==> flow/design.v <==
module EntryBox(Ai, Bi, Pi, Gi);
  input Ai, Bi;
  output Pi, Gi;
  wire Pi, Gi;
  xor(Pi, Ai, Bi);
  and(Gi, Ai, Bi);
endmodule
module GenerateBox(Pi, Gi, Gki, G);
  input Pi, Gi, Gki;
  output G;
  wire G;
  wire w1, w2;
  and(w1, Pi, Gki);
  or(G, w1, Gi);
endmodule
module PropagateBox(Pi, Gi, Pki, Gki, P, G);
  input Pi, Gi, Pki, Gki;
  output P, G;
  wire P, G;
  and(P, Pi, Pki);  
  GenerateBox gbox(.Pi(Pi), .Gi(Gi), .Gki(Gki), .G(G));
endmodule
module SumBlock(Pi, Gki, Si);
  input Pi, Gki;
  output Si;
  wire Si;
  xor(Si, Pi, Gki);
endmodule
`timescale 1ns / 1ns
module KoggeStoneAdder8bit(A, B, Ci, S, Co);
  input Ci;
  input [7:0] A, B;
  output [7:0] S;
  output Co;
  wire [7:0] S;
  wire Co;
  wire P00, P01, P02, P03, P04, P05, P06, P07;
  wire G00, G01, G02, G03, G04, G05, G06, G07;
  wire P11, P12, P13, P14, P15, P16, P17;
  wire G10, G11, G12, G13, G14, G15, G16, G17;
  wire P23, P24, P25, P26, P27;
  wire G21, G22, G23, G24, G25, G26, G27;
  wire P37;
  wire G33, G34, G35, G36;
  EntryBox E0(.Ai(A[0]), .Bi(B[0]), .Pi(P00), .Gi(G00));
  EntryBox E1(.Ai(A[1]), .Bi(B[1]), .Pi(P01), .Gi(G01));
  EntryBox E2(.Ai(A[2]), .Bi(B[2]), .Pi(P02), .Gi(G02));
  EntryBox E3(.Ai(A[3]), .Bi(B[3]), .Pi(P03), .Gi(G03));
  EntryBox E4(.Ai(A[4]), .Bi(B[4]), .Pi(P04), .Gi(G04));
  EntryBox E5(.Ai(A[5]), .Bi(B[5]), .Pi(P05), .Gi(G05));
  EntryBox E6(.Ai(A[6]), .Bi(B[6]), .Pi(P06), .Gi(G06));
  EntryBox E7(.Ai(A[7]), .Bi(B[7]), .Pi(P07), .Gi(G07));
  GenerateBox  GB10 (.Pi(P00), .Gi(G00), .Gki(Ci),  .G(G10));
  PropagateBox PB11 (.Pi(P01), .Gi(G01), .Pki(P00), .Gki(G00), .P(P11), .G(G11));
  PropagateBox PB12 (.Pi(P02), .Gi(G02), .Pki(P01), .Gki(G01), .P(P12), .G(G12));
  PropagateBox PB13 (.Pi(P03), .Gi(G03), .Pki(P02), .Gki(G02), .P(P13), .G(G13));
  PropagateBox PB14 (.Pi(P04), .Gi(G04), .Pki(P03), .Gki(G03), .P(P14), .G(G14));
  PropagateBox PB15 (.Pi(P05), .Gi(G05), .Pki(P04), .Gki(G04), .P(P15), .G(G15));
  PropagateBox PB16 (.Pi(P06), .Gi(G06), .Pki(P05), .Gki(G05), .P(P16), .G(G16));
  PropagateBox PB17 (.Pi(P07), .Gi(G07), .Pki(P06), .Gki(G06), .P(P17), .G(G17));
  GenerateBox  GB21 (.Pi(P11), .Gi(G11), .Gki(Ci),  .G(G21));
  GenerateBox  GB22 (.Pi(P12), .Gi(G12), .Gki(G10), .G(G22));
  PropagateBox PB23 (.Pi(P13), .Gi(G13), .Pki(P11), .Gki(G11), .P(P23), .G(G23));
  PropagateBox PB24 (.Pi(P14), .Gi(G14), .Pki(P12), .Gki(G12), .P(P24), .G(G24));
  PropagateBox PB25 (.Pi(P15), .Gi(G15), .Pki(P13), .Gki(G13), .P(P25), .G(G25));
  PropagateBox PB26 (.Pi(P16), .Gi(G16), .Pki(P14), .Gki(G14), .P(P26), .G(G26));
  PropagateBox PB27 (.Pi(P17), .Gi(G17), .Pki(P15), .Gki(G15), .P(P27), .G(G27));
  GenerateBox  GB33 (.Pi(P23), .Gi(G23), .Gki(Ci),  .G(G33));
  GenerateBox  GB34 (.Pi(P24), .Gi(G24), .Gki(G10), .G(G34));
  GenerateBox  GB35 (.Pi(P25), .Gi(G25), .Gki(G21), .G(G35));
  GenerateBox  GB36 (.Pi(P26), .Gi(G26), .Gki(G22), .G(G36));
  PropagateBox PB37 (.Pi(P27), .Gi(G27), .Pki(P23), .Gki(G23), .P(P37), .G(G37));
  GenerateBox  GB47 (.Pi(P37), .Gi(G37), .Gki(Ci), .G(Co)); 
  SumBlock S0(.Pi(P00), .Gki(Ci),  .Si(S[0]));
  SumBlock S1(.Pi(P01), .Gki(G10), .Si(S[1]));
  SumBlock S2(.Pi(P02), .Gki(G21), .Si(S[2]));
  SumBlock S3(.Pi(P03), .Gki(G22), .Si(S[3]));
  SumBlock S4(.Pi(P04), .Gki(G33), .Si(S[4]));
  SumBlock S5(.Pi(P05), .Gki(G34), .Si(S[5]));
  SumBlock S6(.Pi(P06), .Gki(G35), .Si(S[6]));
  SumBlock S7(.Pi(P07), .Gki(G36), .Si(S[7]));
endmodule
`timescale 1ns / 1ns
module KSA_24bit(Ci, A, B, S, Co);
	input Ci;						 
	input [23:0] A, B;			 
	output wire [23:0] S;		 
	output wire Co;				 
	wire W1, W2;
	KoggeStoneAdder8bit KSA0(.A(A[7:0]),   .B(B[7:0]),   .Ci(Ci), .S(S[7:0]),   .Co(W1));
	KoggeStoneAdder8bit KSA1(.A(A[15:8]),  .B(B[15:8]),  .Ci(W1), .S(S[15:8]),  .Co(W2));
	KoggeStoneAdder8bit KSA2(.A(A[23:16]), .B(B[23:16]), .Ci(W2), .S(S[23:16]), .Co(Co));
endmodule
`timescale 1ns / 1ns
module KSA_48bit(Ci, A, B, S, Co);
	input Ci;						 
	input [47:0] A, B;			 
	output wire [47:0] S;		 
	output wire Co;				 
	wire W1, W2, W3, W4, W5;
	KoggeStoneAdder8bit KSA0(.A(A[7:0]),   .B(B[7:0]),   .Ci(Ci), .S(S[7:0]),   .Co(W1));
	KoggeStoneAdder8bit KSA1(.A(A[15:8]),  .B(B[15:8]),  .Ci(W1), .S(S[15:8]),  .Co(W2));
	KoggeStoneAdder8bit KSA2(.A(A[23:16]), .B(B[23:16]), .Ci(W2), .S(S[23:16]), .Co(W3));
	KoggeStoneAdder8bit KSA3(.A(A[31:24]), .B(B[31:24]), .Ci(W3), .S(S[31:24]), .Co(W4));
	KoggeStoneAdder8bit KSA4(.A(A[39:32]), .B(B[39:32]), .Ci(W4), .S(S[39:32]), .Co(W5));
	KoggeStoneAdder8bit KSA5(.A(A[47:40]), .B(B[47:40]), .Ci(W5), .S(S[47:40]), .Co(Co));
endmodule
module Mux(sel,in0,in1,out);
input wire sel;
input wire [23:0] in0,in1;
output wire [23:0] out;
assign out=(sel)? in1:in0;
endmodule
`timescale 1ns / 1ps
module FSA_24bit_u(Multiplicand, Multiplier, Result);
	input wire [23:0] Multiplicand;
	input wire [23:0] Multiplier;
	output wire [47:0] Result;
	wire [47:0] W0,	 W1,  W2,  W3,  W4,  W5,  W6,  W7,  W8,  W9,  W10, W11;
	wire [47:0] W12, W13, W14, W15, W16, W17, W18, W19, W20, W21;
	wire [23:0] WAND0,	WAND1,	WAND2,	WAND3,	WAND4,	WAND5,	WAND6,	WAND7; 
	wire [23:0] WAND8,	WAND9,	WAND10, WAND11, WAND12, WAND13, WAND14, WAND15; 
	wire [23:0] WAND16, WAND17, WAND18, WAND19, WAND20, WAND21, WAND22, WAND23;
	and(WAND0[0], Multiplicand[0], Multiplier[0]);
	and(WAND0[1], Multiplicand[1], Multiplier[0]);
	and(WAND0[2], Multiplicand[2], Multiplier[0]);
	and(WAND0[3], Multiplicand[3], Multiplier[0]);
	and(WAND0[4], Multiplicand[4], Multiplier[0]);
	and(WAND0[5], Multiplicand[5], Multiplier[0]);
	and(WAND0[6], Multiplicand[6], Multiplier[0]);
	and(WAND0[7], Multiplicand[7], Multiplier[0]);
	and(WAND0[8], Multiplicand[8], Multiplier[0]);
	and(WAND0[9], Multiplicand[9], Multiplier[0]);
	and(WAND0[10], Multiplicand[10], Multiplier[0]);
	and(WAND0[11], Multiplicand[11], Multiplier[0]);
	and(WAND0[12], Multiplicand[12], Multiplier[0]);
	and(WAND0[13], Multiplicand[13], Multiplier[0]);
	and(WAND0[14], Multiplicand[14], Multiplier[0]);
	and(WAND0[15], Multiplicand[15], Multiplier[0]);
	and(WAND0[16], Multiplicand[16], Multiplier[0]);
	and(WAND0[17], Multiplicand[17], Multiplier[0]);
	and(WAND0[18], Multiplicand[18], Multiplier[0]);
	and(WAND0[19], Multiplicand[19], Multiplier[0]);
	and(WAND0[20], Multiplicand[20], Multiplier[0]);
	and(WAND0[21], Multiplicand[21], Multiplier[0]);
	and(WAND0[22], Multiplicand[22], Multiplier[0]);
	and(WAND0[23], Multiplicand[23], Multiplier[0]);
	and(WAND1[0], Multiplicand[0], Multiplier[1]);
	and(WAND1[1], Multiplicand[1], Multiplier[1]);
	and(WAND1[2], Multiplicand[2], Multiplier[1]);
	and(WAND1[3], Multiplicand[3], Multiplier[1]);
	and(WAND1[4], Multiplicand[4], Multiplier[1]);
	and(WAND1[5], Multiplicand[5], Multiplier[1]);
	and(WAND1[6], Multiplicand[6], Multiplier[1]);
	and(WAND1[7], Multiplicand[7], Multiplier[1]);
	and(WAND1[8], Multiplicand[8], Multiplier[1]);
	and(WAND1[9], Multiplicand[9], Multiplier[1]);
	and(WAND1[10], Multiplicand[10], Multiplier[1]);
	and(WAND1[11], Multiplicand[11], Multiplier[1]);
	and(WAND1[12], Multiplicand[12], Multiplier[1]);
	and(WAND1[13], Multiplicand[13], Multiplier[1]);
	and(WAND1[14], Multiplicand[14], Multiplier[1]);
	and(WAND1[15], Multiplicand[15], Multiplier[1]);
	and(WAND1[16], Multiplicand[16], Multiplier[1]);
	and(WAND1[17], Multiplicand[17], Multiplier[1]);
	and(WAND1[18], Multiplicand[18], Multiplier[1]);
	and(WAND1[19], Multiplicand[19], Multiplier[1]);
	and(WAND1[20], Multiplicand[20], Multiplier[1]);
	and(WAND1[21], Multiplicand[21], Multiplier[1]);
	and(WAND1[22], Multiplicand[22], Multiplier[1]);
	and(WAND1[23], Multiplicand[23], Multiplier[1]);
	and(WAND2[0], Multiplicand[0], Multiplier[2]);
	and(WAND2[1], Multiplicand[1], Multiplier[2]);
	and(WAND2[2], Multiplicand[2], Multiplier[2]);
	and(WAND2[3], Multiplicand[3], Multiplier[2]);
	and(WAND2[4], Multiplicand[4], Multiplier[2]);
	and(WAND2[5], Multiplicand[5], Multiplier[2]);
	and(WAND2[6], Multiplicand[6], Multiplier[2]);
	and(WAND2[7], Multiplicand[7], Multiplier[2]);
	and(WAND2[8], Multiplicand[8], Multiplier[2]);
	and(WAND2[9], Multiplicand[9], Multiplier[2]);
	and(WAND2[10], Multiplicand[10], Multiplier[2]);
	and(WAND2[11], Multiplicand[11], Multiplier[2]);
	and(WAND2[12], Multiplicand[12], Multiplier[2]);
	and(WAND2[13], Multiplicand[13], Multiplier[2]);
	and(WAND2[14], Multiplicand[14], Multiplier[2]);
	and(WAND2[15], Multiplicand[15], Multiplier[2]);
	and(WAND2[16], Multiplicand[16], Multiplier[2]);
	and(WAND2[17], Multiplicand[17], Multiplier[2]);
	and(WAND2[18], Multiplicand[18], Multiplier[2]);
	and(WAND2[19], Multiplicand[19], Multiplier[2]);
	and(WAND2[20], Multiplicand[20], Multiplier[2]);
	and(WAND2[21], Multiplicand[21], Multiplier[2]);
	and(WAND2[22], Multiplicand[22], Multiplier[2]);
	and(WAND2[23], Multiplicand[23], Multiplier[2]);
	and(WAND3[0], Multiplicand[0], Multiplier[3]);
	and(WAND3[1], Multiplicand[1], Multiplier[3]);
	and(WAND3[2], Multiplicand[2], Multiplier[3]);
	and(WAND3[3], Multiplicand[3], Multiplier[3]);
	and(WAND3[4], Multiplicand[4], Multiplier[3]);
	and(WAND3[5], Multiplicand[5], Multiplier[3]);
	and(WAND3[6], Multiplicand[6], Multiplier[3]);
	and(WAND3[7], Multiplicand[7], Multiplier[3]);
	and(WAND3[8], Multiplicand[8], Multiplier[3]);
	and(WAND3[9], Multiplicand[9], Multiplier[3]);
	and(WAND3[10], Multiplicand[10], Multiplier[3]);
	and(WAND3[11], Multiplicand[11], Multiplier[3]);
	and(WAND3[12], Multiplicand[12], Multiplier[3]);
	and(WAND3[13], Multiplicand[13], Multiplier[3]);
	and(WAND3[14], Multiplicand[14], Multiplier[3]);
	and(WAND3[15], Multiplicand[15], Multiplier[3]);
	and(WAND3[16], Multiplicand[16], Multiplier[3]);
	and(WAND3[17], Multiplicand[17], Multiplier[3]);
	and(WAND3[18], Multiplicand[18], Multiplier[3]);
	and(WAND3[19], Multiplicand[19], Multiplier[3]);
	and(WAND3[20], Multiplicand[20], Multiplier[3]);
	and(WAND3[21], Multiplicand[21], Multiplier[3]);
	and(WAND3[22], Multiplicand[22], Multiplier[3]);
	and(WAND3[23], Multiplicand[23], Multiplier[3]);
	and(WAND4[0], Multiplicand[0], Multiplier[4]);
	and(WAND4[1], Multiplicand[1], Multiplier[4]);
	and(WAND4[2], Multiplicand[2], Multiplier[4]);
	and(WAND4[3], Multiplicand[3], Multiplier[4]);
	and(WAND4[4], Multiplicand[4], Multiplier[4]);
	and(WAND4[5], Multiplicand[5], Multiplier[4]);
	and(WAND4[6], Multiplicand[6], Multiplier[4]);
	and(WAND4[7], Multiplicand[7], Multiplier[4]);
	and(WAND4[8], Multiplicand[8], Multiplier[4]);
	and(WAND4[9], Multiplicand[9], Multiplier[4]);
	and(WAND4[10], Multiplicand[10], Multiplier[4]);
	and(WAND4[11], Multiplicand[11], Multiplier[4]);
	and(WAND4[12], Multiplicand[12], Multiplier[4]);
	and(WAND4[13], Multiplicand[13], Multiplier[4]);
	and(WAND4[14], Multiplicand[14], Multiplier[4]);
	and(WAND4[15], Multiplicand[15], Multiplier[4]);
	and(WAND4[16], Multiplicand[16], Multiplier[4]);
	and(WAND4[17], Multiplicand[17], Multiplier[4]);
	and(WAND4[18], Multiplicand[18], Multiplier[4]);
	and(WAND4[19], Multiplicand[19], Multiplier[4]);
	and(WAND4[20], Multiplicand[20], Multiplier[4]);
	and(WAND4[21], Multiplicand[21], Multiplier[4]);
	and(WAND4[22], Multiplicand[22], Multiplier[4]);
	and(WAND4[23], Multiplicand[23], Multiplier[4]);
	and(WAND5[0], Multiplicand[0], Multiplier[5]);
	and(WAND5[1], Multiplicand[1], Multiplier[5]);
	and(WAND5[2], Multiplicand[2], Multiplier[5]);
	and(WAND5[3], Multiplicand[3], Multiplier[5]);
	and(WAND5[4], Multiplicand[4], Multiplier[5]);
	and(WAND5[5], Multiplicand[5], Multiplier[5]);
	and(WAND5[6], Multiplicand[6], Multiplier[5]);
	and(WAND5[7], Multiplicand[7], Multiplier[5]);
	and(WAND5[8], Multiplicand[8], Multiplier[5]);
	and(WAND5[9], Multiplicand[9], Multiplier[5]);
	and(WAND5[10], Multiplicand[10], Multiplier[5]);
	and(WAND5[11], Multiplicand[11], Multiplier[5]);
	and(WAND5[12], Multiplicand[12], Multiplier[5]);
	and(WAND5[13], Multiplicand[13], Multiplier[5]);
	and(WAND5[14], Multiplicand[14], Multiplier[5]);
	and(WAND5[15], Multiplicand[15], Multiplier[5]);
	and(WAND5[16], Multiplicand[16], Multiplier[5]);
	and(WAND5[17], Multiplicand[17], Multiplier[5]);
	and(WAND5[18], Multiplicand[18], Multiplier[5]);
	and(WAND5[19], Multiplicand[19], Multiplier[5]);
	and(WAND5[20], Multiplicand[20], Multiplier[5]);
	and(WAND5[21], Multiplicand[21], Multiplier[5]);
	and(WAND5[22], Multiplicand[22], Multiplier[5]);
	and(WAND5[23], Multiplicand[23], Multiplier[5]);
	and(WAND6[0], Multiplicand[0], Multiplier[6]);
	and(WAND6[1], Multiplicand[1], Multiplier[6]);
	and(WAND6[2], Multiplicand[2], Multiplier[6]);
	and(WAND6[3], Multiplicand[3], Multiplier[6]);
	and(WAND6[4], Multiplicand[4], Multiplier[6]);
	and(WAND6[5], Multiplicand[5], Multiplier[6]);
	and(WAND6[6], Multiplicand[6], Multiplier[6]);
	and(WAND6[7], Multiplicand[7], Multiplier[6]);
	and(WAND6[8], Multiplicand[8], Multiplier[6]);
	and(WAND6[9], Multiplicand[9], Multiplier[6]);
	and(WAND6[10], Multiplicand[10], Multiplier[6]);
	and(WAND6[11], Multiplicand[11], Multiplier[6]);
	and(WAND6[12], Multiplicand[12], Multiplier[6]);
	and(WAND6[13], Multiplicand[13], Multiplier[6]);
	and(WAND6[14], Multiplicand[14], Multiplier[6]);
	and(WAND6[15], Multiplicand[15], Multiplier[6]);
	and(WAND6[16], Multiplicand[16], Multiplier[6]);
	and(WAND6[17], Multiplicand[17], Multiplier[6]);
	and(WAND6[18], Multiplicand[18], Multiplier[6]);
	and(WAND6[19], Multiplicand[19], Multiplier[6]);
	and(WAND6[20], Multiplicand[20], Multiplier[6]);
	and(WAND6[21], Multiplicand[21], Multiplier[6]);
	and(WAND6[22], Multiplicand[22], Multiplier[6]);
	and(WAND6[23], Multiplicand[23], Multiplier[6]);
	and(WAND7[0], Multiplicand[0], Multiplier[7]);
	and(WAND7[1], Multiplicand[1], Multiplier[7]);
	and(WAND7[2], Multiplicand[2], Multiplier[7]);
	and(WAND7[3], Multiplicand[3], Multiplier[7]);
	and(WAND7[4], Multiplicand[4], Multiplier[7]);
	and(WAND7[5], Multiplicand[5], Multiplier[7]);
	and(WAND7[6], Multiplicand[6], Multiplier[7]);
	and(WAND7[7], Multiplicand[7], Multiplier[7]);
	and(WAND7[8], Multiplicand[8], Multiplier[7]);
	and(WAND7[9], Multiplicand[9], Multiplier[7]);
	and(WAND7[10], Multiplicand[10], Multiplier[7]);
	and(WAND7[11], Multiplicand[11], Multiplier[7]);
	and(WAND7[12], Multiplicand[12], Multiplier[7]);
	and(WAND7[13], Multiplicand[13], Multiplier[7]);
	and(WAND7[14], Multiplicand[14], Multiplier[7]);
	and(WAND7[15], Multiplicand[15], Multiplier[7]);
	and(WAND7[16], Multiplicand[16], Multiplier[7]);
	and(WAND7[17], Multiplicand[17], Multiplier[7]);
	and(WAND7[18], Multiplicand[18], Multiplier[7]);
	and(WAND7[19], Multiplicand[19], Multiplier[7]);
	and(WAND7[20], Multiplicand[20], Multiplier[7]);
	and(WAND7[21], Multiplicand[21], Multiplier[7]);
	and(WAND7[22], Multiplicand[22], Multiplier[7]);
	and(WAND7[23], Multiplicand[23], Multiplier[7]);
	and(WAND8[0], Multiplicand[0], Multiplier[8]);
	and(WAND8[1], Multiplicand[1], Multiplier[8]);
	and(WAND8[2], Multiplicand[2], Multiplier[8]);
	and(WAND8[3], Multiplicand[3], Multiplier[8]);
	and(WAND8[4], Multiplicand[4], Multiplier[8]);
	and(WAND8[5], Multiplicand[5], Multiplier[8]);
	and(WAND8[6], Multiplicand[6], Multiplier[8]);
	and(WAND8[7], Multiplicand[7], Multiplier[8]);
	and(WAND8[8], Multiplicand[8], Multiplier[8]);
	and(WAND8[9], Multiplicand[9], Multiplier[8]);
	and(WAND8[10], Multiplicand[10], Multiplier[8]);
	and(WAND8[11], Multiplicand[11], Multiplier[8]);
	and(WAND8[12], Multiplicand[12], Multiplier[8]);
	and(WAND8[13], Multiplicand[13], Multiplier[8]);
	and(WAND8[14], Multiplicand[14], Multiplier[8]);
	and(WAND8[15], Multiplicand[15], Multiplier[8]);
	and(WAND8[16], Multiplicand[16], Multiplier[8]);
	and(WAND8[17], Multiplicand[17], Multiplier[8]);
	and(WAND8[18], Multiplicand[18], Multiplier[8]);
	and(WAND8[19], Multiplicand[19], Multiplier[8]);
	and(WAND8[20], Multiplicand[20], Multiplier[8]);
	and(WAND8[21], Multiplicand[21], Multiplier[8]);
	and(WAND8[22], Multiplicand[22], Multiplier[8]);
	and(WAND8[23], Multiplicand[23], Multiplier[8]);
	and(WAND9[0], Multiplicand[0], Multiplier[9]);
	and(WAND9[1], Multiplicand[1], Multiplier[9]);
	and(WAND9[2], Multiplicand[2], Multiplier[9]);
	and(WAND9[3], Multiplicand[3], Multiplier[9]);
	and(WAND9[4], Multiplicand[4], Multiplier[9]);
	and(WAND9[5], Multiplicand[5], Multiplier[9]);
	and(WAND9[6], Multiplicand[6], Multiplier[9]);
	and(WAND9[7], Multiplicand[7], Multiplier[9]);
	and(WAND9[8], Multiplicand[8], Multiplier[9]);
	and(WAND9[9], Multiplicand[9], Multiplier[9]);
	and(WAND9[10], Multiplicand[10], Multiplier[9]);
	and(WAND9[11], Multiplicand[11], Multiplier[9]);
	and(WAND9[12], Multiplicand[12], Multiplier[9]);
	and(WAND9[13], Multiplicand[13], Multiplier[9]);
	and(WAND9[14], Multiplicand[14], Multiplier[9]);
	and(WAND9[15], Multiplicand[15], Multiplier[9]);
	and(WAND9[16], Multiplicand[16], Multiplier[9]);
	and(WAND9[17], Multiplicand[17], Multiplier[9]);
	and(WAND9[18], Multiplicand[18], Multiplier[9]);
	and(WAND9[19], Multiplicand[19], Multiplier[9]);
	and(WAND9[20], Multiplicand[20], Multiplier[9]);
	and(WAND9[21], Multiplicand[21], Multiplier[9]);
	and(WAND9[22], Multiplicand[22], Multiplier[9]);
	and(WAND9[23], Multiplicand[23], Multiplier[9]);
	and(WAND10[0], Multiplicand[0], Multiplier[10]);
	and(WAND10[1], Multiplicand[1], Multiplier[10]);
	and(WAND10[2], Multiplicand[2], Multiplier[10]);
	and(WAND10[3], Multiplicand[3], Multiplier[10]);
	and(WAND10[4], Multiplicand[4], Multiplier[10]);
	and(WAND10[5], Multiplicand[5], Multiplier[10]);
	and(WAND10[6], Multiplicand[6], Multiplier[10]);
	and(WAND10[7], Multiplicand[7], Multiplier[10]);
	and(WAND10[8], Multiplicand[8], Multiplier[10]);
	and(WAND10[9], Multiplicand[9], Multiplier[10]);
	and(WAND10[10], Multiplicand[10], Multiplier[10]);
	and(WAND10[11], Multiplicand[11], Multiplier[10]);
	and(WAND10[12], Multiplicand[12], Multiplier[10]);
	and(WAND10[13], Multiplicand[13], Multiplier[10]);
	and(WAND10[14], Multiplicand[14], Multiplier[10]);
	and(WAND10[15], Multiplicand[15], Multiplier[10]);
	and(WAND10[16], Multiplicand[16], Multiplier[10]);
	and(WAND10[17], Multiplicand[17], Multiplier[10]);
	and(WAND10[18], Multiplicand[18], Multiplier[10]);
	and(WAND10[19], Multiplicand[19], Multiplier[10]);
	and(WAND10[20], Multiplicand[20], Multiplier[10]);
	and(WAND10[21], Multiplicand[21], Multiplier[10]);
	and(WAND10[22], Multiplicand[22], Multiplier[10]);
	and(WAND10[23], Multiplicand[23], Multiplier[10]);
	and(WAND11[0], Multiplicand[0], Multiplier[11]);
	and(WAND11[1], Multiplicand[1], Multiplier[11]);
	and(WAND11[2], Multiplicand[2], Multiplier[11]);
	and(WAND11[3], Multiplicand[3], Multiplier[11]);
	and(WAND11[4], Multiplicand[4], Multiplier[11]);
	and(WAND11[5], Multiplicand[5], Multiplier[11]);
	and(WAND11[6], Multiplicand[6], Multiplier[11]);
	and(WAND11[7], Multiplicand[7], Multiplier[11]);
	and(WAND11[8], Multiplicand[8], Multiplier[11]);
	and(WAND11[9], Multiplicand[9], Multiplier[11]);
	and(WAND11[10], Multiplicand[10], Multiplier[11]);
	and(WAND11[11], Multiplicand[11], Multiplier[11]);
	and(WAND11[12], Multiplicand[12], Multiplier[11]);
	and(WAND11[13], Multiplicand[13], Multiplier[11]);
	and(WAND11[14], Multiplicand[14], Multiplier[11]);
	and(WAND11[15], Multiplicand[15], Multiplier[11]);
	and(WAND11[16], Multiplicand[16], Multiplier[11]);
	and(WAND11[17], Multiplicand[17], Multiplier[11]);
	and(WAND11[18], Multiplicand[18], Multiplier[11]);
	and(WAND11[19], Multiplicand[19], Multiplier[11]);
	and(WAND11[20], Multiplicand[20], Multiplier[11]);
	and(WAND11[21], Multiplicand[21], Multiplier[11]);
	and(WAND11[22], Multiplicand[22], Multiplier[11]);
	and(WAND11[23], Multiplicand[23], Multiplier[11]);
	and(WAND12[0], Multiplicand[0], Multiplier[12]);
	and(WAND12[1], Multiplicand[1], Multiplier[12]);
	and(WAND12[2], Multiplicand[2], Multiplier[12]);
	and(WAND12[3], Multiplicand[3], Multiplier[12]);
	and(WAND12[4], Multiplicand[4], Multiplier[12]);
	and(WAND12[5], Multiplicand[5], Multiplier[12]);
	and(WAND12[6], Multiplicand[6], Multiplier[12]);
	and(WAND12[7], Multiplicand[7], Multiplier[12]);
	and(WAND12[8], Multiplicand[8], Multiplier[12]);
	and(WAND12[9], Multiplicand[9], Multiplier[12]);
	and(WAND12[10], Multiplicand[10], Multiplier[12]);
	and(WAND12[11], Multiplicand[11], Multiplier[12]);
	and(WAND12[12], Multiplicand[12], Multiplier[12]);
	and(WAND12[13], Multiplicand[13], Multiplier[12]);
	and(WAND12[14], Multiplicand[14], Multiplier[12]);
	and(WAND12[15], Multiplicand[15], Multiplier[12]);
	and(WAND12[16], Multiplicand[16], Multiplier[12]);
	and(WAND12[17], Multiplicand[17], Multiplier[12]);
	and(WAND12[18], Multiplicand[18], Multiplier[12]);
	and(WAND12[19], Multiplicand[19], Multiplier[12]);
	and(WAND12[20], Multiplicand[20], Multiplier[12]);
	and(WAND12[21], Multiplicand[21], Multiplier[12]);
	and(WAND12[22], Multiplicand[22], Multiplier[12]);
	and(WAND12[23], Multiplicand[23], Multiplier[12]);
	and(WAND13[0], Multiplicand[0], Multiplier[13]);
	and(WAND13[1], Multiplicand[1], Multiplier[13]);
	and(WAND13[2], Multiplicand[2], Multiplier[13]);
	and(WAND13[3], Multiplicand[3], Multiplier[13]);
	and(WAND13[4], Multiplicand[4], Multiplier[13]);
	and(WAND13[5], Multiplicand[5], Multiplier[13]);
	and(WAND13[6], Multiplicand[6], Multiplier[13]);
	and(WAND13[7], Multiplicand[7], Multiplier[13]);
	and(WAND13[8], Multiplicand[8], Multiplier[13]);
	and(WAND13[9], Multiplicand[9], Multiplier[13]);
	and(WAND13[10], Multiplicand[10], Multiplier[13]);
	and(WAND13[11], Multiplicand[11], Multiplier[13]);
	and(WAND13[12], Multiplicand[12], Multiplier[13]);
	and(WAND13[13], Multiplicand[13], Multiplier[13]);
	and(WAND13[14], Multiplicand[14], Multiplier[13]);
	and(WAND13[15], Multiplicand[15], Multiplier[13]);
	and(WAND13[16], Multiplicand[16], Multiplier[13]);
	and(WAND13[17], Multiplicand[17], Multiplier[13]);
	and(WAND13[18], Multiplicand[18], Multiplier[13]);
	and(WAND13[19], Multiplicand[19], Multiplier[13]);
	and(WAND13[20], Multiplicand[20], Multiplier[13]);
	and(WAND13[21], Multiplicand[21], Multiplier[13]);
	and(WAND13[22], Multiplicand[22], Multiplier[13]);
	and(WAND13[23], Multiplicand[23], Multiplier[13]);
	and(WAND14[0], Multiplicand[0], Multiplier[14]);
	and(WAND14[1], Multiplicand[1], Multiplier[14]);
	and(WAND14[2], Multiplicand[2], Multiplier[14]);
	and(WAND14[3], Multiplicand[3], Multiplier[14]);
	and(WAND14[4], Multiplicand[4], Multiplier[14]);
	and(WAND14[5], Multiplicand[5], Multiplier[14]);
	and(WAND14[6], Multiplicand[6], Multiplier[14]);
	and(WAND14[7], Multiplicand[7], Multiplier[14]);
	and(WAND14[8], Multiplicand[8], Multiplier[14]);
	and(WAND14[9], Multiplicand[9], Multiplier[14]);
	and(WAND14[10], Multiplicand[10], Multiplier[14]);
	and(WAND14[11], Multiplicand[11], Multiplier[14]);
	and(WAND14[12], Multiplicand[12], Multiplier[14]);
	and(WAND14[13], Multiplicand[13], Multiplier[14]);
	and(WAND14[14], Multiplicand[14], Multiplier[14]);
	and(WAND14[15], Multiplicand[15], Multiplier[14]);
	and(WAND14[16], Multiplicand[16], Multiplier[14]);
	and(WAND14[17], Multiplicand[17], Multiplier[14]);
	and(WAND14[18], Multiplicand[18], Multiplier[14]);
	and(WAND14[19], Multiplicand[19], Multiplier[14]);
	and(WAND14[20], Multiplicand[20], Multiplier[14]);
	and(WAND14[21], Multiplicand[21], Multiplier[14]);
	and(WAND14[22], Multiplicand[22], Multiplier[14]);
	and(WAND14[23], Multiplicand[23], Multiplier[14]);
	and(WAND15[0], Multiplicand[0], Multiplier[15]);
	and(WAND15[1], Multiplicand[1], Multiplier[15]);
	and(WAND15[2], Multiplicand[2], Multiplier[15]);
	and(WAND15[3], Multiplicand[3], Multiplier[15]);
	and(WAND15[4], Multiplicand[4], Multiplier[15]);
	and(WAND15[5], Multiplicand[5], Multiplier[15]);
	and(WAND15[6], Multiplicand[6], Multiplier[15]);
	and(WAND15[7], Multiplicand[7], Multiplier[15]);
	and(WAND15[8], Multiplicand[8], Multiplier[15]);
	and(WAND15[9], Multiplicand[9], Multiplier[15]);
	and(WAND15[10], Multiplicand[10], Multiplier[15]);
	and(WAND15[11], Multiplicand[11], Multiplier[15]);
	and(WAND15[12], Multiplicand[12], Multiplier[15]);
	and(WAND15[13], Multiplicand[13], Multiplier[15]);
	and(WAND15[14], Multiplicand[14], Multiplier[15]);
	and(WAND15[15], Multiplicand[15], Multiplier[15]);
	and(WAND15[16], Multiplicand[16], Multiplier[15]);
	and(WAND15[17], Multiplicand[17], Multiplier[15]);
	and(WAND15[18], Multiplicand[18], Multiplier[15]);
	and(WAND15[19], Multiplicand[19], Multiplier[15]);
	and(WAND15[20], Multiplicand[20], Multiplier[15]);
	and(WAND15[21], Multiplicand[21], Multiplier[15]);
	and(WAND15[22], Multiplicand[22], Multiplier[15]);
	and(WAND15[23], Multiplicand[23], Multiplier[15]);
	and(WAND16[0], Multiplicand[0], Multiplier[16]);
	and(WAND16[1], Multiplicand[1], Multiplier[16]);
	and(WAND16[2], Multiplicand[2], Multiplier[16]);
	and(WAND16[3], Multiplicand[3], Multiplier[16]);
	and(WAND16[4], Multiplicand[4], Multiplier[16]);
	and(WAND16[5], Multiplicand[5], Multiplier[16]);
	and(WAND16[6], Multiplicand[6], Multiplier[16]);
	and(WAND16[7], Multiplicand[7], Multiplier[16]);
	and(WAND16[8], Multiplicand[8], Multiplier[16]);
	and(WAND16[9], Multiplicand[9], Multiplier[16]);
	and(WAND16[10], Multiplicand[10], Multiplier[16]);
	and(WAND16[11], Multiplicand[11], Multiplier[16]);
	and(WAND16[12], Multiplicand[12], Multiplier[16]);
	and(WAND16[13], Multiplicand[13], Multiplier[16]);
	and(WAND16[14], Multiplicand[14], Multiplier[16]);
	and(WAND16[15], Multiplicand[15], Multiplier[16]);
	and(WAND16[16], Multiplicand[16], Multiplier[16]);
	and(WAND16[17], Multiplicand[17], Multiplier[16]);
	and(WAND16[18], Multiplicand[18], Multiplier[16]);
	and(WAND16[19], Multiplicand[19], Multiplier[16]);
	and(WAND16[20], Multiplicand[20], Multiplier[16]);
	and(WAND16[21], Multiplicand[21], Multiplier[16]);
	and(WAND16[22], Multiplicand[22], Multiplier[16]);
	and(WAND16[23], Multiplicand[23], Multiplier[16]);
	and(WAND17[0], Multiplicand[0], Multiplier[17]);
	and(WAND17[1], Multiplicand[1], Multiplier[17]);
	and(WAND17[2], Multiplicand[2], Multiplier[17]);
	and(WAND17[3], Multiplicand[3], Multiplier[17]);
	and(WAND17[4], Multiplicand[4], Multiplier[17]);
	and(WAND17[5], Multiplicand[5], Multiplier[17]);
	and(WAND17[6], Multiplicand[6], Multiplier[17]);
	and(WAND17[7], Multiplicand[7], Multiplier[17]);
	and(WAND17[8], Multiplicand[8], Multiplier[17]);
	and(WAND17[9], Multiplicand[9], Multiplier[17]);
	and(WAND17[10], Multiplicand[10], Multiplier[17]);
	and(WAND17[11], Multiplicand[11], Multiplier[17]);
	and(WAND17[12], Multiplicand[12], Multiplier[17]);
	and(WAND17[13], Multiplicand[13], Multiplier[17]);
	and(WAND17[14], Multiplicand[14], Multiplier[17]);
	and(WAND17[15], Multiplicand[15], Multiplier[17]);
	and(WAND17[16], Multiplicand[16], Multiplier[17]);
	and(WAND17[17], Multiplicand[17], Multiplier[17]);
	and(WAND17[18], Multiplicand[18], Multiplier[17]);
	and(WAND17[19], Multiplicand[19], Multiplier[17]);
	and(WAND17[20], Multiplicand[20], Multiplier[17]);
	and(WAND17[21], Multiplicand[21], Multiplier[17]);
	and(WAND17[22], Multiplicand[22], Multiplier[17]);
	and(WAND17[23], Multiplicand[23], Multiplier[17]);
	and(WAND18[0], Multiplicand[0], Multiplier[18]);
	and(WAND18[1], Multiplicand[1], Multiplier[18]);
	and(WAND18[2], Multiplicand[2], Multiplier[18]);
	and(WAND18[3], Multiplicand[3], Multiplier[18]);
	and(WAND18[4], Multiplicand[4], Multiplier[18]);
	and(WAND18[5], Multiplicand[5], Multiplier[18]);
	and(WAND18[6], Multiplicand[6], Multiplier[18]);
	and(WAND18[7], Multiplicand[7], Multiplier[18]);
	and(WAND18[8], Multiplicand[8], Multiplier[18]);
	and(WAND18[9], Multiplicand[9], Multiplier[18]);
	and(WAND18[10], Multiplicand[10], Multiplier[18]);
	and(WAND18[11], Multiplicand[11], Multiplier[18]);
	and(WAND18[12], Multiplicand[12], Multiplier[18]);
	and(WAND18[13], Multiplicand[13], Multiplier[18]);
	and(WAND18[14], Multiplicand[14], Multiplier[18]);
	and(WAND18[15], Multiplicand[15], Multiplier[18]);
	and(WAND18[16], Multiplicand[16], Multiplier[18]);
	and(WAND18[17], Multiplicand[17], Multiplier[18]);
	and(WAND18[18], Multiplicand[18], Multiplier[18]);
	and(WAND18[19], Multiplicand[19], Multiplier[18]);
	and(WAND18[20], Multiplicand[20], Multiplier[18]);
	and(WAND18[21], Multiplicand[21], Multiplier[18]);
	and(WAND18[22], Multiplicand[22], Multiplier[18]);
	and(WAND18[23], Multiplicand[23], Multiplier[18]);
	and(WAND19[0], Multiplicand[0], Multiplier[19]);
	and(WAND19[1], Multiplicand[1], Multiplier[19]);
	and(WAND19[2], Multiplicand[2], Multiplier[19]);
	and(WAND19[3], Multiplicand[3], Multiplier[19]);
	and(WAND19[4], Multiplicand[4], Multiplier[19]);
	and(WAND19[5], Multiplicand[5], Multiplier[19]);
	and(WAND19[6], Multiplicand[6], Multiplier[19]);
	and(WAND19[7], Multiplicand[7], Multiplier[19]);
	and(WAND19[8], Multiplicand[8], Multiplier[19]);
	and(WAND19[9], Multiplicand[9], Multiplier[19]);
	and(WAND19[10], Multiplicand[10], Multiplier[19]);
	and(WAND19[11], Multiplicand[11], Multiplier[19]);
	and(WAND19[12], Multiplicand[12], Multiplier[19]);
	and(WAND19[13], Multiplicand[13], Multiplier[19]);
	and(WAND19[14], Multiplicand[14], Multiplier[19]);
	and(WAND19[15], Multiplicand[15], Multiplier[19]);
	and(WAND19[16], Multiplicand[16], Multiplier[19]);
	and(WAND19[17], Multiplicand[17], Multiplier[19]);
	and(WAND19[18], Multiplicand[18], Multiplier[19]);
	and(WAND19[19], Multiplicand[19], Multiplier[19]);
	and(WAND19[20], Multiplicand[20], Multiplier[19]);
	and(WAND19[21], Multiplicand[21], Multiplier[19]);
	and(WAND19[22], Multiplicand[22], Multiplier[19]);
	and(WAND19[23], Multiplicand[23], Multiplier[19]);
	and(WAND20[0], Multiplicand[0], Multiplier[20]);
	and(WAND20[1], Multiplicand[1], Multiplier[20]);
	and(WAND20[2], Multiplicand[2], Multiplier[20]);
	and(WAND20[3], Multiplicand[3], Multiplier[20]);
	and(WAND20[4], Multiplicand[4], Multiplier[20]);
	and(WAND20[5], Multiplicand[5], Multiplier[20]);
	and(WAND20[6], Multiplicand[6], Multiplier[20]);
	and(WAND20[7], Multiplicand[7], Multiplier[20]);
	and(WAND20[8], Multiplicand[8], Multiplier[20]);
	and(WAND20[9], Multiplicand[9], Multiplier[20]);
	and(WAND20[10], Multiplicand[10], Multiplier[20]);
	and(WAND20[11], Multiplicand[11], Multiplier[20]);
	and(WAND20[12], Multiplicand[12], Multiplier[20]);
	and(WAND20[13], Multiplicand[13], Multiplier[20]);
	and(WAND20[14], Multiplicand[14], Multiplier[20]);
	and(WAND20[15], Multiplicand[15], Multiplier[20]);
	and(WAND20[16], Multiplicand[16], Multiplier[20]);
	and(WAND20[17], Multiplicand[17], Multiplier[20]);
	and(WAND20[18], Multiplicand[18], Multiplier[20]);
	and(WAND20[19], Multiplicand[19], Multiplier[20]);
	and(WAND20[20], Multiplicand[20], Multiplier[20]);
	and(WAND20[21], Multiplicand[21], Multiplier[20]);
	and(WAND20[22], Multiplicand[22], Multiplier[20]);
	and(WAND20[23], Multiplicand[23], Multiplier[20]);
	and(WAND21[0], Multiplicand[0], Multiplier[21]);
	and(WAND21[1], Multiplicand[1], Multiplier[21]);
	and(WAND21[2], Multiplicand[2], Multiplier[21]);
	and(WAND21[3], Multiplicand[3], Multiplier[21]);
	and(WAND21[4], Multiplicand[4], Multiplier[21]);
	and(WAND21[5], Multiplicand[5], Multiplier[21]);
	and(WAND21[6], Multiplicand[6], Multiplier[21]);
	and(WAND21[7], Multiplicand[7], Multiplier[21]);
	and(WAND21[8], Multiplicand[8], Multiplier[21]);
	and(WAND21[9], Multiplicand[9], Multiplier[21]);
	and(WAND21[10], Multiplicand[10], Multiplier[21]);
	and(WAND21[11], Multiplicand[11], Multiplier[21]);
	and(WAND21[12], Multiplicand[12], Multiplier[21]);
	and(WAND21[13], Multiplicand[13], Multiplier[21]);
	and(WAND21[14], Multiplicand[14], Multiplier[21]);
	and(WAND21[15], Multiplicand[15], Multiplier[21]);
	and(WAND21[16], Multiplicand[16], Multiplier[21]);
	and(WAND21[17], Multiplicand[17], Multiplier[21]);
	and(WAND21[18], Multiplicand[18], Multiplier[21]);
	and(WAND21[19], Multiplicand[19], Multiplier[21]);
	and(WAND21[20], Multiplicand[20], Multiplier[21]);
	and(WAND21[21], Multiplicand[21], Multiplier[21]);
	and(WAND21[22], Multiplicand[22], Multiplier[21]);
	and(WAND21[23], Multiplicand[23], Multiplier[21]);
	and(WAND22[0], Multiplicand[0], Multiplier[22]);
	and(WAND22[1], Multiplicand[1], Multiplier[22]);
	and(WAND22[2], Multiplicand[2], Multiplier[22]);
	and(WAND22[3], Multiplicand[3], Multiplier[22]);
	and(WAND22[4], Multiplicand[4], Multiplier[22]);
	and(WAND22[5], Multiplicand[5], Multiplier[22]);
	and(WAND22[6], Multiplicand[6], Multiplier[22]);
	and(WAND22[7], Multiplicand[7], Multiplier[22]);
	and(WAND22[8], Multiplicand[8], Multiplier[22]);
	and(WAND22[9], Multiplicand[9], Multiplier[22]);
	and(WAND22[10], Multiplicand[10], Multiplier[22]);
	and(WAND22[11], Multiplicand[11], Multiplier[22]);
	and(WAND22[12], Multiplicand[12], Multiplier[22]);
	and(WAND22[13], Multiplicand[13], Multiplier[22]);
	and(WAND22[14], Multiplicand[14], Multiplier[22]);
	and(WAND22[15], Multiplicand[15], Multiplier[22]);
	and(WAND22[16], Multiplicand[16], Multiplier[22]);
	and(WAND22[17], Multiplicand[17], Multiplier[22]);
	and(WAND22[18], Multiplicand[18], Multiplier[22]);
	and(WAND22[19], Multiplicand[19], Multiplier[22]);
	and(WAND22[20], Multiplicand[20], Multiplier[22]);
	and(WAND22[21], Multiplicand[21], Multiplier[22]);
	and(WAND22[22], Multiplicand[22], Multiplier[22]);
	and(WAND22[23], Multiplicand[23], Multiplier[22]);
	and(WAND23[0], Multiplicand[0], Multiplier[23]);
	and(WAND23[1], Multiplicand[1], Multiplier[23]);
	and(WAND23[2], Multiplicand[2], Multiplier[23]);
	and(WAND23[3], Multiplicand[3], Multiplier[23]);
	and(WAND23[4], Multiplicand[4], Multiplier[23]);
	and(WAND23[5], Multiplicand[5], Multiplier[23]);
	and(WAND23[6], Multiplicand[6], Multiplier[23]);
	and(WAND23[7], Multiplicand[7], Multiplier[23]);
	and(WAND23[8], Multiplicand[8], Multiplier[23]);
	and(WAND23[9], Multiplicand[9], Multiplier[23]);
	and(WAND23[10], Multiplicand[10], Multiplier[23]);
	and(WAND23[11], Multiplicand[11], Multiplier[23]);
	and(WAND23[12], Multiplicand[12], Multiplier[23]);
	and(WAND23[13], Multiplicand[13], Multiplier[23]);
	and(WAND23[14], Multiplicand[14], Multiplier[23]);
	and(WAND23[15], Multiplicand[15], Multiplier[23]);
	and(WAND23[16], Multiplicand[16], Multiplier[23]);
	and(WAND23[17], Multiplicand[17], Multiplier[23]);
	and(WAND23[18], Multiplicand[18], Multiplier[23]);
	and(WAND23[19], Multiplicand[19], Multiplier[23]);
	and(WAND23[20], Multiplicand[20], Multiplier[23]);
	and(WAND23[21], Multiplicand[21], Multiplier[23]);
	and(WAND23[22], Multiplicand[22], Multiplier[23]);
	and(WAND23[23], Multiplicand[23], Multiplier[23]);
	KSA_48bit KSA0  (.Ci(1'b0), .A({24'b0, WAND0}),         .B({23'b0, WAND1, 1'b0}),   .S(W0),  .Co());
	KSA_48bit KSA1  (.Ci(1'b0), .A({22'b0, WAND2, 2'b0}),   .B({21'b0, WAND3, 3'b0}),   .S(W1),  .Co());
	KSA_48bit KSA2  (.Ci(1'b0), .A({20'b0, WAND4, 4'b0}),   .B({19'b0, WAND5, 5'b0}),   .S(W2),  .Co());
	KSA_48bit KSA3  (.Ci(1'b0), .A({18'b0, WAND6, 6'b0}),   .B({17'b0, WAND7, 7'b0}),   .S(W3),  .Co());
	KSA_48bit KSA4  (.Ci(1'b0), .A({16'b0, WAND8, 8'b0}),   .B({15'b0, WAND9, 9'b0}),   .S(W4),  .Co());
	KSA_48bit KSA5  (.Ci(1'b0), .A({14'b0, WAND10, 10'b0}), .B({13'b0, WAND11, 11'b0}), .S(W5),  .Co());
	KSA_48bit KSA6  (.Ci(1'b0), .A({12'b0, WAND12, 12'b0}), .B({11'b0, WAND13, 13'b0}), .S(W6),  .Co());
	KSA_48bit KSA7  (.Ci(1'b0), .A({10'b0, WAND14, 14'b0}), .B({9'b0, WAND15, 15'b0}),  .S(W7),  .Co());
	KSA_48bit KSA8  (.Ci(1'b0), .A({8'b0, WAND16, 16'b0}),  .B({7'b0, WAND17, 17'b0}),  .S(W8),  .Co());
	KSA_48bit KSA9  (.Ci(1'b0), .A({6'b0, WAND18, 18'b0}),  .B({5'b0, WAND19, 19'b0}),  .S(W9),  .Co());
	KSA_48bit KSA10 (.Ci(1'b0), .A({4'b0, WAND20, 20'b0}),  .B({3'b0, WAND21, 21'b0}),  .S(W10), .Co());
	KSA_48bit KSA11 (.Ci(1'b0), .A({2'b0, WAND22, 22'b0}),  .B({1'b0, WAND23, 23'b0}),  .S(W11), .Co());
	KSA_48bit KSA12 (.Ci(1'b0), .A(W0),    .B(W1),    .S(W12),   .Co());
	KSA_48bit KSA13 (.Ci(1'b0), .A(W2),    .B(W3),    .S(W13),   .Co());
	KSA_48bit KSA14 (.Ci(1'b0), .A(W4),    .B(W5),    .S(W14),   .Co());
	KSA_48bit KSA15 (.Ci(1'b0), .A(W6),    .B(W7),    .S(W15),   .Co());
	KSA_48bit KSA16 (.Ci(1'b0), .A(W8),    .B(W9),    .S(W16),   .Co());
	KSA_48bit KSA17 (.Ci(1'b0), .A(W10),   .B(W11),   .S(W17),   .Co());
	KSA_48bit KSA18 (.Ci(1'b0), .A(W12),   .B(W13),   .S(W18),   .Co());
	KSA_48bit KSA19 (.Ci(1'b0), .A(W14),   .B(W15),   .S(W19),   .Co());
	KSA_48bit KSA20 (.Ci(1'b0), .A(W16),   .B(W17),   .S(W20),   .Co());
	KSA_48bit KSA21 (.Ci(1'b0), .A(W18),   .B(W19),   .S(W21),   .Co());
	KSA_48bit KSA22 (.Ci(1'b0), .A(W20),   .B(W21),   .S(Result),   .Co());
endmodule
`timescale 1ns / 1ps
module FloatMultiplier_rounding(Multiplicand, Multiplier, Result);
	input wire [31:0] Multiplicand;
	input wire [31:0] Multiplier;
	output wire [31:0] Result;
	wire [47:0] Wmult;
	wire [23:0] Wmux, Wround;
	wire [7:0] WE1;
	FSA_24bit_u Mult( .Multiplicand({1'b1,Multiplicand[22:0]}), .Multiplier({1'b1,Multiplier[22:0]}), .Result(Wmult));
	Mux m2to1( .sel(Wmult[47]), .in0(Wmult[45:22]), .in1(Wmult[46:23]), .out(Wmux));
	KSA_24bit addr( .Ci(Wmux[0]), .A({1'b0,Wmux[23:1]}), .B(24'b0), .S(Wround), .Co());
	assign Result[22:0] = Wround[22:0];
	KoggeStoneAdder8bit Add1( .A(Multiplicand[30:23]), .B(8'b10000001), .Ci(Wmult[47]), .S(WE1), .Co());
	KoggeStoneAdder8bit Add2( .A(WE1), .B(Multiplier[30:23]), .Ci(Wround[23]), .S(Result[30:23]), .Co());
	xor x1(Result[31],Multiplicand[31],Multiplier[31]);
endmodule
module Circle_Area_Calculator(clk, rst, radius, area);
  input wire clk, rst;
  input wire [31:0] radius;
  output reg [31:0] area;
  wire [31:0] Square_radius, Result;
  parameter Pi = 32'b01000000010010010000111111010000;
  FloatMultiplier_rounding FM0(.Multiplicand(radius), .Multiplier(radius), .Result(Square_radius));
  FloatMultiplier_rounding FM1(.Multiplicand(Square_radius), .Multiplier(Pi), .Result(Result));
  always @(posedge clk) begin
	if(rst) begin
		area[31:0] <= 1'b0;
	end else begin
		area[31:0] <= Result[31:0];
	end
  end
endmodule
Appendix: tool output

From RTL to reports: Circle_Area_Calculator:

Each step is given for the RTL above and for the edited RTL.
Lines under "original" count in the file above, lines under "edited" in the edited file.
"difference": "edited" minus "original" as printed here. "relative change": 100 x difference / "original".
Cell names lack the library's common part.
Not given: n/a

* top: Circle_Area_Calculator
* clock port: clk
* cell library: sky130hd
* corner: tt_025C_1v80

The edit:

Unified diff, file above to edited file.
A script made this edit. It changes what the design does and was not meant as an optimisation.

```diff
@@ -747,7 +747,5 @@
   FloatMultiplier_rounding FM1(.Multiplicand(Square_radius), .Multiplier(Pi), .Result(Result));
   always @(posedge clk) begin
-	if(rst) begin
-		area[31:0] <= 1'b0;
-	end else begin
+	begin
 		area[31:0] <= Result[31:0];
 	end
```

Elaborated design:

Yosys after proc, flatten, opt, wreduce and memory -nomap, before mapping. Enables and synchronous resets that opt folds into registers are not counted as muxes. Memory bits, and registers merged into a memory's read port (data or address), are not among the register bits. Print and check cells are not counted. Equal cells are merged and count once.

Cells by class
* bitwise logic cells: original 7074, edited 7074, difference 0, relative change 0.00%
* multiplexer cells: original 2, edited 2, difference 0, relative change 0.00%

Operators by type and width
* bitwise AND 1 bit: original 3896, edited 3896, difference 0, relative change 0.00%
* bitwise OR 1 bit: original 1718, edited 1718, difference 0, relative change 0.00%
* bitwise XOR 1 bit: original 1447, edited 1447, difference 0, relative change 0.00%
* inverter 1 bit: original 13, edited 13, difference 0, relative change 0.00%
* 2-to-1 mux 24 bit: original 2, edited 2, difference 0, relative change 0.00%

Bit counts
* output and inout bits: original 32, edited 32, difference 0, relative change 0.00%
* register bits: original 31, edited 31, difference 0, relative change 0.00%
* input port bits: original 34, edited 34, difference 0, relative change 0.00%
* word-level cells: original 7077, edited 7077, difference 0, relative change 0.00%

Longest topological paths:

Longest topological path by Yosys (ltp), each cell counted once; first at word level (registers and memories cut), then after technology mapping (sequential cells cut; the memories' decode and read muxes count).

Depth
* depth in word-level cells: original 131, edited 131, difference 0, relative change 0.00%
* ABC_AREA: original 0, edited 0
* mapped depth: original 141, edited 144, difference +3, relative change +2.13%
* gate-level depth less buffers: original 135, edited 136, difference +1, relative change +0.74%

After synthesis:

Source: synth_stat.txt of the flow (Yosys; design flattened, memories mapped). It holds for the ABC_AREA given above (unset counts as 0); a run with the other value may have another netlist.

Mapped netlist
* mapped cells: original 4297, edited 4291, difference -6, relative change -0.14%
* sequential part of the area (um^2): original 620.6, edited 620.6, difference 0.0, relative change 0.00%
* synthesis area (um^2): original 32252.2, edited 32268.4, difference +16.2, relative change +0.05%
* flip-flops: original 31, edited 31, difference 0, relative change 0.00%
* buffers: original 96, edited 96, difference 0, relative change 0.00%

Cell types
* o21a_1: original 117, edited 135, difference +18, relative change +15.38%
* and2_1: original 198, edited 214, difference +16, relative change +8.08%
* o21ai_0: original 224, edited 210, difference -14, relative change -6.25%
* a21oi_1: original 406, edited 393, difference -13, relative change -3.20%
* nor2b_1: original 124, edited 112, difference -12, relative change -9.68%
* nor3_1: original 93, edited 82, difference -11, relative change -11.83%
* nand2_1: original 179, edited 188, difference +9, relative change +5.03%
* clkinv_1: original 10, edited 1, difference -9, relative change -90.00%
* nand4_1: original 19, edited 27, difference +8, relative change +42.11%
* mux2i_1: original 8, edited 15, difference +7, relative change +87.50%
* nand2b_1: original 98, edited 92, difference -6, relative change -6.12%
* nand3_1: original 53, edited 59, difference +6, relative change +11.32%
* a211oi_1: original 22, edited 16, difference -6, relative change -27.27%
* a31o_2: original 21, edited 16, difference -5, relative change -23.81%
* a311oi_1: original 9, edited 4, difference -5, relative change -55.56%
* mux2_2: original 8, edited 13, difference +5, relative change +62.50%
* nor2_1: original 310, edited 306, difference -4, relative change -1.29%
* a21o_1: original 185, edited 189, difference +4, relative change +2.16%

The list need not be complete.
The figures by module come from a second, unflattened synthesis with its own total; it is not the netlist above.

Second synthesis, totals
* cells (unflattened synthesis): original 15775, edited 15740, difference -35, relative change -0.22%
* area (unflattened synthesis) (um^2): original 127594.9, edited 127372.2, difference -222.7, relative change -0.17%

Each row is one instance without its submodules.

Modules, original
* GenerateBox: seq. area 0.0 um^2, area 7.5 um^2, times used 6006, cells 1
* EntryBox: seq. area 0.0 um^2, area 12.5 um^2, times used 2288, cells 1
* PropagateBox: seq. area 0.0 um^2, area 6.3 um^2, times used 3718, cells 1
* SumBlock: seq. area 0.0 um^2, area 8.8 um^2, times used 2288, cells 1
* FSA_24bit_u: seq. area 0.0 um^2, area 4441.8 um^2, times used 2, cells 673
* Circle_Area_Calculator: seq. area 640.6 um^2, area 870.8 um^2, times used 1, cells 69
* Mux: seq. area 0.0 um^2, area 396.6 um^2, times used 2, cells 27
* FloatMultiplier_rounding: seq. area 0.0 um^2, area 16.3 um^2, times used 2, cells 3
* KSA_24bit: seq. area 0.0 um^2, area 0.0 um^2, times used 2, cells 0
* KSA_48bit: seq. area 0.0 um^2, area 0.0 um^2, times used 46, cells 0
* KoggeStoneAdder8bit: seq. area 0.0 um^2, area 0.0 um^2, times used 286, cells 0

Modules, edited
* GenerateBox: seq. area 0.0 um^2, area 7.5 um^2, times used 6006, cells 1
* EntryBox: seq. area 0.0 um^2, area 12.5 um^2, times used 2288, cells 1
* PropagateBox: seq. area 0.0 um^2, area 6.3 um^2, times used 3718, cells 1
* SumBlock: seq. area 0.0 um^2, area 8.8 um^2, times used 2288, cells 1
* FSA_24bit_u: seq. area 0.0 um^2, area 4441.8 um^2, times used 2, cells 673
* Mux: seq. area 0.0 um^2, area 396.6 um^2, times used 2, cells 27
* Circle_Area_Calculator: seq. area 640.6 um^2, area 648.1 um^2, times used 1, cells 34
* FloatMultiplier_rounding: seq. area 0.0 um^2, area 16.3 um^2, times used 2, cells 3
* KSA_24bit: seq. area 0.0 um^2, area 0.0 um^2, times used 2, cells 0
* KSA_48bit: seq. area 0.0 um^2, area 0.0 um^2, times used 46, cells 0
* KoggeStoneAdder8bit: seq. area 0.0 um^2, area 0.0 um^2, times used 286, cells 0

Worst setup path after synthesis:

Source: OpenSTA report_checks on the synthesized netlist (no wires, ideal clock, input and output delay 20% of the period each), path of least setup slack; recovery checks are left aside. Register names are those of the netlist, which keeps one name where synthesis merged equal registers.

Timing path after synthesis
* kind: original input -> register, edited input -> register
* start point: original input radius[2], edited input radius[2]
* end point: original register area[30], edited register area[30]
* external input delay (ns): original 6.000, edited 6.000, difference 0.000, relative change 0.00%
* buffers on the path: original 8, edited 9, difference +1, relative change +12.50%
* delay of the path (ns): original 23.580, edited 24.331, difference +0.751, relative change +3.18%
* slack (ns): original 0.421, edited -0.330, difference -0.751
* clock period (ns): original 30.0, edited 30.0, difference 0.0, relative change 0.00%
* data required time (ns): original 29.872, edited 29.928, difference +0.056, relative change +0.19%
* arrival (ns): original 29.452, edited 30.259, difference +0.807, relative change +2.74%
* launch time at the first pin (ns): original 6.000, edited 6.000, difference 0.000, relative change 0.00%
* library setup time (ns): original 0.128, edited 0.072, difference -0.056
* stages: original 134, edited 139, difference +5, relative change +3.73%
* synthesis period reached (ns): original 29.579, edited 30.33, difference +0.751, relative change +2.54%

"delay of the path" = arrival - input delay + setup time.
"stages" counts driving pins, that of a launching flip-flop among them; a cell with two outputs on the path counts twice.
"synthesis period reached" = period - worst setup slack (recovery checks aside). The figure is calculated, with input and output delays left at 20% of the set period.
Between the ends stands the longest chain of elaborated cells between them, by number of cells; it is not shown to be the way that was timed. Of several equally long chains one is given.
A line is the first line of the expression or statement that the cell stems from. Yosys adds cells for indexed reads and writes and turns some case tables into memories.

On the way, after synthesis, original:
* path through: clkbuf_1 clkbuf_1 and2_1 ha_1 a31o_2 a21oi_1 maj3_1 o21a_1 o21bai_1 a21oi_1 fa_1 inv_1 ha_1 o21a_1 o21a_1 o21a_1 o21ai_0 a21boi_0 [98 not listed] nand3_1 o21ai_0 o211ai_4 nand2_1 clkbuf_1 clkbuf_1 a21oi_1 ha_1 nor2b_1 nand2_1 a211oi_2 and3_1 ha_1 nand2_1 or3_1 nor4_1 xnor2_1 nor2_1
* cells in the longest elaborated chain: 131
* elaborated cells on any way between the ends: 5023
* classes of those cells: mux: 2; logic: 5021

RTL lines, path after synthesis, original
* from (decl): line 742 `input wire [31:0] radius;`
* bitwise AND 1 bit: line 150 `and(WAND1[2], Multiplicand[2], Multiplier[1]);`
* bitwise XOR 1 bit: line 5 `xor(Pi, Ai, Bi);`
* bitwise AND 1 bit: line 20 `and(P, Pi, Pki);`
* bitwise AND 1 bit: line 13 `and(w1, Pi, Gki);`
* bitwise OR 1 bit: line 14 `or(G, w1, Gi);`
* bitwise AND 1 bit: line 13
* bitwise OR 1 bit: line 14
* [105 not listed]
* bitwise OR 1 bit (2 in a row): line 14
* bitwise AND 1 bit (3 in a row): line 13
* bitwise XOR 1 bit: line 27 `xor(Si, Pi, Gki);`
* 2-to-1 mux 24 bit: line 112 `assign out=(sel)? in1:in0;`
* bitwise AND 1 bit (3 in a row): line 20
* bitwise AND 1 bit (8 in a row): line 13
* bitwise XOR 1 bit: line 27
* to (assign): line 750 `area[31:0] <= 1'b0;`
* to (assign): line 752 `area[31:0] <= Result[31:0];`
* to (decl): line 743 `output reg [31:0] area;`

On the way, after synthesis, edited:
* path through: clkbuf_1 clkbuf_1 and2_1 ha_1 a31o_2 a21oi_1 maj3_1 o21a_1 o21bai_1 a21oi_1 fa_1 inv_1 ha_1 o21a_1 o21a_1 o21a_1 o21ai_0 a21boi_0 [103 not listed] or4_1 a211oi_1 o22a_1 buf_6 buf_2 buf_2 nor2_1 a21oi_1 ha_1 nand2_1 nor3_1 o2111a_1 ha_1 nand2_1 nor2_1 o31ai_2 a211oi_2 xor2_1
* cells in the longest elaborated chain: 131
* elaborated cells on any way between the ends: 5023
* classes of those cells: mux: 2; logic: 5021

RTL lines, path after synthesis, edited
* from (decl): line 742 `input wire [31:0] radius;`
* bitwise AND 1 bit: line 150 `and(WAND1[2], Multiplicand[2], Multiplier[1]);`
* bitwise XOR 1 bit: line 5 `xor(Pi, Ai, Bi);`
* bitwise AND 1 bit: line 20 `and(P, Pi, Pki);`
* bitwise AND 1 bit: line 13 `and(w1, Pi, Gki);`
* bitwise OR 1 bit: line 14 `or(G, w1, Gi);`
* bitwise AND 1 bit: line 13
* bitwise OR 1 bit: line 14
* [105 not listed]
* bitwise OR 1 bit (2 in a row): line 14
* bitwise AND 1 bit (3 in a row): line 13
* bitwise XOR 1 bit: line 27 `xor(Si, Pi, Gki);`
* 2-to-1 mux 24 bit: line 112 `assign out=(sel)? in1:in0;`
* bitwise AND 1 bit (3 in a row): line 20
* bitwise AND 1 bit (8 in a row): line 13
* bitwise XOR 1 bit: line 27
* to (assign): line 750 `area[31:0] <= Result[31:0];`
* to (decl): line 743 `output reg [31:0] area;`

Path in the finished layout:

Path of least setup slack in the final report of each run of pair A (OpenROAD, finished layout, wires in). Where an end is a register, its clock arrival counts in the times.

Timing path after layout
* kind: original input -> register, edited input -> register
* start point: original input radius[0], edited input radius[6]
* end point: original register area[28], edited register area[26]
* clock period (ns): original 29.0, edited 29.0, difference 0.0, relative change 0.00%
* buffers on the path: original 9, edited 9, difference 0, relative change 0.00%
* stages: original 133, edited 124, difference -9, relative change -6.77%
* slack (ns): original 1.19, edited 1.06, difference -0.13
* external input delay (ns): original 5.80, edited 5.80, difference 0.00, relative change 0.00%
* launch time at the first pin (ns): original 5.80, edited 5.80, difference 0.00, relative change 0.00%
* library setup time (ns): original 0.12, edited 0.14, difference +0.02
* arrival (ns): original 27.96, edited 28.07, difference +0.11, relative change +0.39%
* data required time (ns): original 29.16, edited 29.13, difference -0.03, relative change -0.10%

Between the ends stands the longest chain of elaborated cells between them, by number of cells; it is not shown to be the way that was timed. Of several equally long chains one is given.

On the way, after layout, original:
* path through: dlymetal6s2s_1 and2_1 ha_1 a31o_2 a21oi_2 maj3_1 o21a_1 o21bai_2 a21oi_2 fa_1 inv_1 ha_1 o21a_1 o21a_1 o21a_1 o21ai_2 a21boi_2 o21ai_1 [97 not listed] nand3_1 o21ai_0 buf_4 o211ai_4 nand2_4 buf_6 a21oi_2 ha_2 nor2b_4 nand2_2 a211oi_2 and3_4 ha_2 nand2_1 or3_4 buf_4 nor3_1 nor3b_2
* cells in the longest elaborated chain: 130
* elaborated cells on any way between the ends: 4810
* classes of those cells: mux: 2; logic: 4808

RTL lines, path after layout, original
* from (decl): line 742 `input wire [31:0] radius;`
* bitwise AND 1 bit: line 127 `and(WAND0[3], Multiplicand[3], Multiplier[0]);`
* bitwise XOR 1 bit: line 5 `xor(Pi, Ai, Bi);`
* bitwise AND 1 bit: line 20 `and(P, Pi, Pki);`
* bitwise AND 1 bit: line 13 `and(w1, Pi, Gki);`
* bitwise OR 1 bit: line 14 `or(G, w1, Gi);`
* bitwise AND 1 bit: line 13
* bitwise OR 1 bit: line 14
* [105 not listed]
* bitwise OR 1 bit (2 in a row): line 14
* bitwise AND 1 bit (3 in a row): line 13
* bitwise XOR 1 bit: line 27 `xor(Si, Pi, Gki);`
* 2-to-1 mux 24 bit: line 112 `assign out=(sel)? in1:in0;`
* bitwise AND 1 bit (3 in a row): line 20
* bitwise AND 1 bit (7 in a row): line 13
* bitwise XOR 1 bit: line 27
* to (assign): line 750 `area[31:0] <= 1'b0;`
* to (assign): line 752 `area[31:0] <= Result[31:0];`
* to (decl): line 743 `output reg [31:0] area;`

On the way, after layout, edited:
* path through: clkdlybuf4s50_1 buf_4 nand2_1 inv_1 ha_1 nor2b_1 o21a_1 o21a_1 o21a_1 o21a_1 o21a_1 o21a_1 o21a_1 o21a_1 o21a_1 o21a_1 o21a_1 o21a_1 [88 not listed] nand2_4 nor2_4 buf_4 nand2_2 nor2_1 a2111o_1 o22a_4 buf_4 a21oi_2 ha_2 nand2_4 nor3_4 o2111a_2 ha_4 nand2_1 o311ai_1 o21ai_1 xnor2_1
* cells in the longest elaborated chain: 129
* elaborated cells on any way between the ends: 4995
* classes of those cells: mux: 2; logic: 4993

RTL lines, path after layout, edited
* from (decl): line 742 `input wire [31:0] radius;`
* bitwise AND 1 bit: line 154 `and(WAND1[6], Multiplicand[6], Multiplier[1]);`
* bitwise XOR 1 bit: line 5 `xor(Pi, Ai, Bi);`
* bitwise AND 1 bit (2 in a row): line 20 `and(P, Pi, Pki);`
* bitwise AND 1 bit: line 13 `and(w1, Pi, Gki);`
* bitwise OR 1 bit: line 14 `or(G, w1, Gi);`
* bitwise AND 1 bit: line 13
* bitwise OR 1 bit: line 14
* [103 not listed]
* bitwise OR 1 bit (2 in a row): line 14
* bitwise AND 1 bit (3 in a row): line 13
* bitwise XOR 1 bit: line 27 `xor(Si, Pi, Gki);`
* 2-to-1 mux 24 bit: line 112 `assign out=(sel)? in1:in0;`
* bitwise AND 1 bit (3 in a row): line 20
* bitwise AND 1 bit (7 in a row): line 13
* bitwise XOR 1 bit: line 27
* to (assign): line 750 `area[31:0] <= Result[31:0];`
* to (decl): line 743 `output reg [31:0] area;`

Measured runs:

Runs of the flow (Yosys, OpenROAD) on both versions; the two runs of a pair have the same settings. The constraints put input and output delay at 20% of the set period each and load the outputs with 0.01 pF.

Settings, pair A:
* period_ns: 29.0
* CAP_MARGIN: 20
* CORE_MARGIN: 2
* CORE_UTILIZATION: 40
* SLEW_MARGIN: 20

Results, pair A
* standard-cell area after layout (um^2): original 40303.7, edited 39711.8, difference -591.9, relative change -1.47%
* Yosys chip area after synthesis (um^2): original 32252.2, edited 32268.4, difference +16.2, relative change +0.05%
* setup slack of the worst path (ns): original 1.192, edited 1.060, difference -0.132
* die outline area (um^2): original 82918.1, edited 82958.4, difference +40.3, relative change +0.05%
* period achieved (ns): original 27.808, edited 27.940, difference +0.132, relative change +0.47%

Settings, pair B:
* ABC_AREA: 0
* CORE_UTILIZATION: 51
* CTS_CLUSTER_DIAMETER: 280
* GPL_TIMING_DRIVEN: 0
* MAX_ROUTING_LAYER: met4
* SETUP_SLACK_MARGIN: 5.0
* SLEW_MARGIN: 15
* period_ns: 32.4
* CAP_MARGIN: 20
* CORE_MARGIN: 2

Results, pair B
* standard-cell area after layout (um^2): original 36960.4, edited 37374.6, difference +414.2, relative change +1.12%
* Yosys chip area after synthesis (um^2): original 32252.2, edited 32268.4, difference +16.2, relative change +0.05%
* setup slack of the worst path (ns): original 3.370, edited 3.153, difference -0.217
* die outline area (um^2): original 65267.5, edited 65300.7, difference +33.2, relative change +0.05%
* period achieved (ns): original 29.030, edited 29.247, difference +0.217, relative change +0.75%

By "period achieved" is meant the clock period of the run minus its worst setup slack. This is arithmetic on one report: input and output delays are still those of the set period (20% each).
